==> flow/design.v <==
module HW3_FPMUL_754SP(Clk, Rst, St, FPmplier, FPmcand, Done, Ovf, Unf, FPproduct);
	input Clk, Rst, St;
	input [31:0] FPmplier, FPmcand;
	output reg [31:0] FPproduct;
	output reg Ovf, Unf, Done;
	wire [47:0] mult_out;
	wire [8:0] expo_out;		 
	reg [22:0] F;
	reg [8:0] E, E_biased;
	reg S;
	reg [1:0] state;
	assign mult_out = ({1'b1, FPmplier[22:0]}) * ({1'b1, FPmcand[22:0]});
	assign expo_out = (FPmplier[30:23] - 8'd127) + (FPmcand[30:23] - 8'd127);
	always @ (posedge Clk)	begin
		Done <= 1'b0;
		Ovf <= 1'b0;
		Unf <= 1'b0;
		if(Rst == 1'b1) begin
			state <= 2'b00;
		end
		else
		case(state)
			0: begin
				if(St == 1'b0)
					state <= 2'b00;
				else
					state <= 2'b01;
			end
			1: begin
				state <= 2'b10;
				S <= FPmplier[31] ^ FPmcand[31];
				if(FPmplier == 32'b0 || FPmcand == 32'b0) begin
					E <= 9'b0;
					E_biased <= 9'b0;
					F <= mult_out[45:23];
				end
				else if(mult_out[47] == 1'b1) begin
					E <= expo_out + 9'b1;
					E_biased <= expo_out + 9'd128;
					F <= mult_out[46:24];
				end
				else begin
					E <= expo_out;
					E_biased <= expo_out + 9'd127;
					F <= mult_out[45:23];
				end
			end
			2: begin
				state <= 2'b0;
				Done <= 1'b1;
				if(E_biased > 8'b11111110)
					Ovf <= 1'b1;
				if(E_biased < 8'b00000001)
					Unf <= 1'b1;
				FPproduct <= {S, E_biased[7:0], F};
			end
			default: begin
				if(St == 1'b0)
					state <= 2'b00;
				else
					state <= 2'b01;
			end
		endcase
	end
endmodule
### From RTL to reports: HW3_FPMUL_754SP

The steps from the RTL of HW3_FPMUL_754SP to its reports follow in flow order.
Line numbers count from 1 in the design file above.
Operators carry their Yosys type and port widths (W data, S select, Z words).
Library cell names are shortened.
Not given: n/a

| set-up | value |
|---|---|
| design top | HW3_FPMUL_754SP |
| clock | Clk |
| library | sky130hd |
| timing corner | tt_025C_1v80 |

### Word level

Yosys after proc, flatten, opt, wreduce and memory -nomap, before mapping. Enables and synchronous resets that opt folds into registers are not counted as muxes. Memory bits, and registers merged into a memory's read port (data or address), are not among the register bits. Print and check cells are not counted. Equal cells are merged and count once.

| word-level totals | value |
|---|---|
| bits of input ports | 67 |
| output and inout port bits | 35 |
| register bits after elaboration | 70 |

| operators by class | value |
|---|---|
| bitwise gates (word level) | 3 |
| $lt $le $gt $ge | 2 |
| eq/ne operators | 2 |
| $add $sub $neg | 5 |
| multiply operators | 1 |
| multiplexer cells | 8 |
| reduce/logical cells | 6 |

Operator list:

| cell | count |
|---|---|
| $mul A24 B24 Y48 | 1 |
| $logic_not A32 Y1 | 2 |
| $mux W23 | 2 |
| $sub A8 B7 Y9 const B | 2 |
| $lt A9 B1 Y1 const B | 1 |
| $add A9 B7 Y9 const B | 1 |
| $add A9 B8 Y9 const B | 1 |
| $gt A9 B8 Y1 const B | 1 |
| $add A9 B9 Y9 | 1 |
| $mux W9 | 1 |
| $reduce_and A2 Y1 | 2 |
| $pmux W2 S2 | 1 |
| $mux W1 | 4 |
| $not A1 Y1 | 2 |
| $eq A2 B1 Y1 const B | 1 |
| $eq A2 B2 Y1 const B | 1 |
| $reduce_or A2 Y1 | 1 |
| $xor A1 B1 Y1 | 1 |
| $logic_or A1 B1 Y1 | 1 |

### Longest topological paths

Yosys ltp: most cells in a row. Word level: on the elaborated netlist, between registers, memories and ports. Mapped: between sequential cells and ports; inverters and the memories' decode and read muxes count.

| depth | value |
|---|---|
| depth after elaboration | 4 |
| ABC_AREA | 1 |
| mapped depth | 34 |
| mapped depth without buffers | 32 |

### Mapped cells and area

Yosys stat after the flow's synthesis: flattened, memories mapped to cells. It holds for the ABC_AREA given above (unset counts as 0); a run with the other value may have another netlist.

Cell types:

| cell type | count |
|---|---|
| fa_1 | 482 |
| inv_1 | 968 |
| nand2_1 | 873 |
| ha_1 | 185 |
| edfxtp_1 | 65 |
| clkbuf_1 | 105 |
| nor2_1 | 89 |
| nand3_1 | 54 |
| a21oi_1 | 48 |
| xor2_1 | 15 |
| nor4_1 | 20 |
| dfxtp_1 | 6 |
| o21bai_1 | 16 |
| nand4_1 | 18 |
| a21oi_2 | 12 |
| nand2_2 | 15 |
| nor2_4 | 6 |
| o21ai_0 | 13 |

Not listed: further types 17, cells in them 59.

| synthesis totals | value |
|---|---|
| cell area after synthesis | 23406.2 um2 |
| flip-flops | 71 |
| cell count | 3049 |

### Timing after synthesis

OpenSTA on the mapped netlist: ideal clock, no wires. The path of least setup slack (recovery checks aside). Input and output delay are each 20% of the period. Register names are those of the netlist, which keeps one name where synthesis merged equal registers.

| timing after synthesis | value |
|---|---|
| path kind | input -> register |
| start | in FPmcand[3] |
| end | reg F[10] |
| launch time at the first pin | 1720 ps |
| data required time | 8348 ps |
| stages on the path | 32 |
| library setup time | 252 ps |
| path slack | 769 ps |
| period | 8600 ps |
| delay of the path | 6111 ps |
| arrival | 7579 ps |
| synthesis period reached | 7831 ps |

"delay of the path" is the arrival time less input delay plus setup time.
"stages on the path" counts driving pins, that of a launching flip-flop among them; a cell with two outputs on the path counts twice.
"synthesis period reached" is the clock period less the worst setup slack; recovery checks do not enter. This is arithmetic on one report: input and output delays are still those of the set period (20% each).
The rows between start and end are the longest chain of elaborated cells between them; the timing report does not say that the signal goes this way. Where chains are equally long, one stands for them.
A line is the first line of the expression or statement that the cell stems from. Yosys adds cells for indexed reads and writes and turns some case tables into memories.
At most two assigning lines are given for a register; there are more.

| on the way, after synthesis | value |
|---|---|
| path through | clkbuf_1 clkbuf_1 nand2_1 fa_1 inv_1 fa_1 inv_1 fa_1 inv_1 fa_1 inv_1 fa_1 inv_1 fa_1 inv_1 fa_1 inv_1 ha_1 nand2_1 nor2_1 inv_1 nor2_2 nand2_1 nor2_2 nand2_2 nand3_2 nand2_2 nand2_4 nand2_4 buf_6 nand2_1 nand2_1 |
| length of the longest elaborated chain | 3 |
| elaborated cells on any way between the ends | 5 |
| RTL lines with such cells | 3 |
| classes of those cells | mul: 1; mux: 2; reduce/logical: 2 |

Ends and longest elaborated chain, after synthesis:

| what | RTL line | RTL |
|---|---|---|
| start: declaration | 3 | `input [31:0] FPmplier, FPmcand;` |
| $mul A24 B24 Y48 | 12 | `assign mult_out = ({1'b1, FPmplier[22:0]}) * ({1'b1, FPmcand[22:0]});` |
| $mux W23 | 37 | `else if(mult_out[47] == 1'b1) begin` |
| $mux W23 | 32 | `if(FPmplier == 32'b0 \|\| FPmcand == 32'b0) begin` |
| end: assignment | 35 | `F <= mult_out[45:23];` |
| end: assignment | 40 | `F <= mult_out[46:24];` |
| end: declaration | 8 | `reg [22:0] F;` |

### Path in the finished layout

Path of least setup slack in the final report of flow run A (OpenROAD, finished layout, wires in). Where an end is a register, its clock arrival counts in the times.
The path's times are printed in steps of 10 ps; the period is the one set.

| timing after layout | value |
|---|---|
| path kind | input -> register |
| start | in FPmcand[3] |
| end | reg F[3] |
| data required time | 8800 ps |
| path slack | 400 ps |
| launch time at the first pin | 1720 ps |
| library setup time | 130 ps |
| period | 8600 ps |
| arrival | 8400 ps |
| stages on the path | 30 |

The rows between start and end are the longest chain of elaborated cells between them; the timing report does not say that the signal goes this way. Where chains are equally long, one stands for them.
At most two assigning lines are given for a register; there are more.

| on the way, after layout | value |
|---|---|
| path through | clkdlybuf4s50_1 buf_12 buf_4 nand2_1 fa_1 inv_1 fa_1 inv_1 fa_1 inv_1 fa_1 ha_1 fa_1 inv_1 fa_1 inv_1 ha_1 nand2_1 inv_1 nand2_1 nor3_1 nand2_1 nand2_2 nand2_1 nand2_1 nand2_1 nand2_1 xor2_1 nand2_1 nand2_1 |
| length of the longest elaborated chain | 3 |
| elaborated cells on any way between the ends | 5 |
| RTL lines with such cells | 3 |
| classes of those cells | mul: 1; mux: 2; reduce/logical: 2 |

Ends and longest elaborated chain, after layout:

| what | RTL line | RTL |
|---|---|---|
| start: declaration | 3 | `input [31:0] FPmplier, FPmcand;` |
| $mul A24 B24 Y48 | 12 | `assign mult_out = ({1'b1, FPmplier[22:0]}) * ({1'b1, FPmcand[22:0]});` |
| $mux W23 | 37 | `else if(mult_out[47] == 1'b1) begin` |
| $mux W23 | 32 | `if(FPmplier == 32'b0 \|\| FPmcand == 32'b0) begin` |
| end: assignment | 35 | `F <= mult_out[45:23];` |
| end: assignment | 40 | `F <= mult_out[46:24];` |
| end: declaration | 8 | `reg [22:0] F;` |

Appendix: measured runs

Design HW3_FPMUL_754SP on sky130hd. What follows are 2 stored runs of the flow, each under its own settings; their order means nothing. The constraints put input and output delay at 20% of the set period each and load the outputs with 0.01 pF.
"clock period achieved": clock period set for the run, less the worst setup slack. It is reckoned from that one timing run; input and output delays stay at 20% of the period that was set.
By "time used up by the worst setup path" is meant the share of the clock period that the worst setup path is allowed (20% is reserved at inputs, 20% at outputs), minus its slack. Clock arrival times at its registers enter into it.
"time used up by the worst setup path" is known to 10 ps.

## Flow run A

==> flow/run.sh <==
#!/bin/bash
# the make line also repeats the synthesis and layout settings of config.mk as NAME=value (left out here)
make -C /OpenROAD-flow-scripts/flow DESIGN_CONFIG=/design/flow/config.mk WORK_HOME=/design/flow/orfs CLKGATE_MAP_FILE= finish
==> flow/config.mk <==
export PLATFORM = sky130hd
export DESIGN_NAME = HW3_FPMUL_754SP
export DESIGN_NICKNAME = HW3_FPMUL_754SP
export VERILOG_FILES = /design/flow/design.v
export SDC_FILE = /design/flow/constraint.sdc
export NUM_CORES = 4
export LEC_CHECK = 0
export ABC_AREA = 1
export CAP_MARGIN = 20
export CELL_PAD_IN_SITES_DETAIL_PLACEMENT = 1
export CORE_ASPECT_RATIO = 0.99
export CORE_MARGIN = 2
export CORE_UTILIZATION = 40
export CTS_CLUSTER_DIAMETER = 170
export HOLD_SLACK_MARGIN = 0.04
export SLEW_MARGIN = 5
==> flow/constraint.sdc <==
create_clock -name core_clock -period 8.6 [get_ports {Clk}]
set_input_delay 1.7200 -clock core_clock [delete_from_list [all_inputs] [get_ports {Clk}]]
set_output_delay 1.7200 -clock core_clock [all_outputs]
set_load 0.01 [all_outputs]

| result of flow run A | value |
|---|---|
| netlist area reported by Yosys | 23406.2 um2 |
| total die area | 60466.6 um2 |
| standard-cell area after routing | 26401.6 um2 |
| post-route utilization | 45.5 % |
| setup slack of the worst path | 405 ps |
| total negative slack | 0 ps |
| lowest hold slack | 423 ps |
| clock period achieved | 8195 ps |
| time used up by the worst setup path | 6480 ps |
| type of the worst setup path | input -> register |

## Flow run B

==> flow/run.sh <==
#!/bin/bash
# the make line also repeats the synthesis and layout settings of config.mk as NAME=value (left out here)
make -C /OpenROAD-flow-scripts/flow DESIGN_CONFIG=/design/flow/config.mk WORK_HOME=/design/flow/orfs CLKGATE_MAP_FILE= finish
==> flow/config.mk <==
export PLATFORM = sky130hd
export DESIGN_NAME = HW3_FPMUL_754SP
export DESIGN_NICKNAME = HW3_FPMUL_754SP
export VERILOG_FILES = /design/flow/design.v
export SDC_FILE = /design/flow/constraint.sdc
export NUM_CORES = 4
export LEC_CHECK = 0
export CAP_MARGIN = 20
export CELL_PAD_IN_SITES_GLOBAL_PLACEMENT = 2
export CORE_ASPECT_RATIO = 0.93
export CORE_MARGIN = 2
export CORE_UTILIZATION = 62
export PLACE_DENSITY_LB_ADDON = 0.03
export SLEW_MARGIN = 20
==> flow/constraint.sdc <==
create_clock -name core_clock -period 8.68 [get_ports {Clk}]
set_input_delay 1.7360 -clock core_clock [delete_from_list [all_inputs] [get_ports {Clk}]]
set_output_delay 1.7360 -clock core_clock [all_outputs]
set_load 0.01 [all_outputs]

Flow run B: unfinished; error FLW-0024 in placement
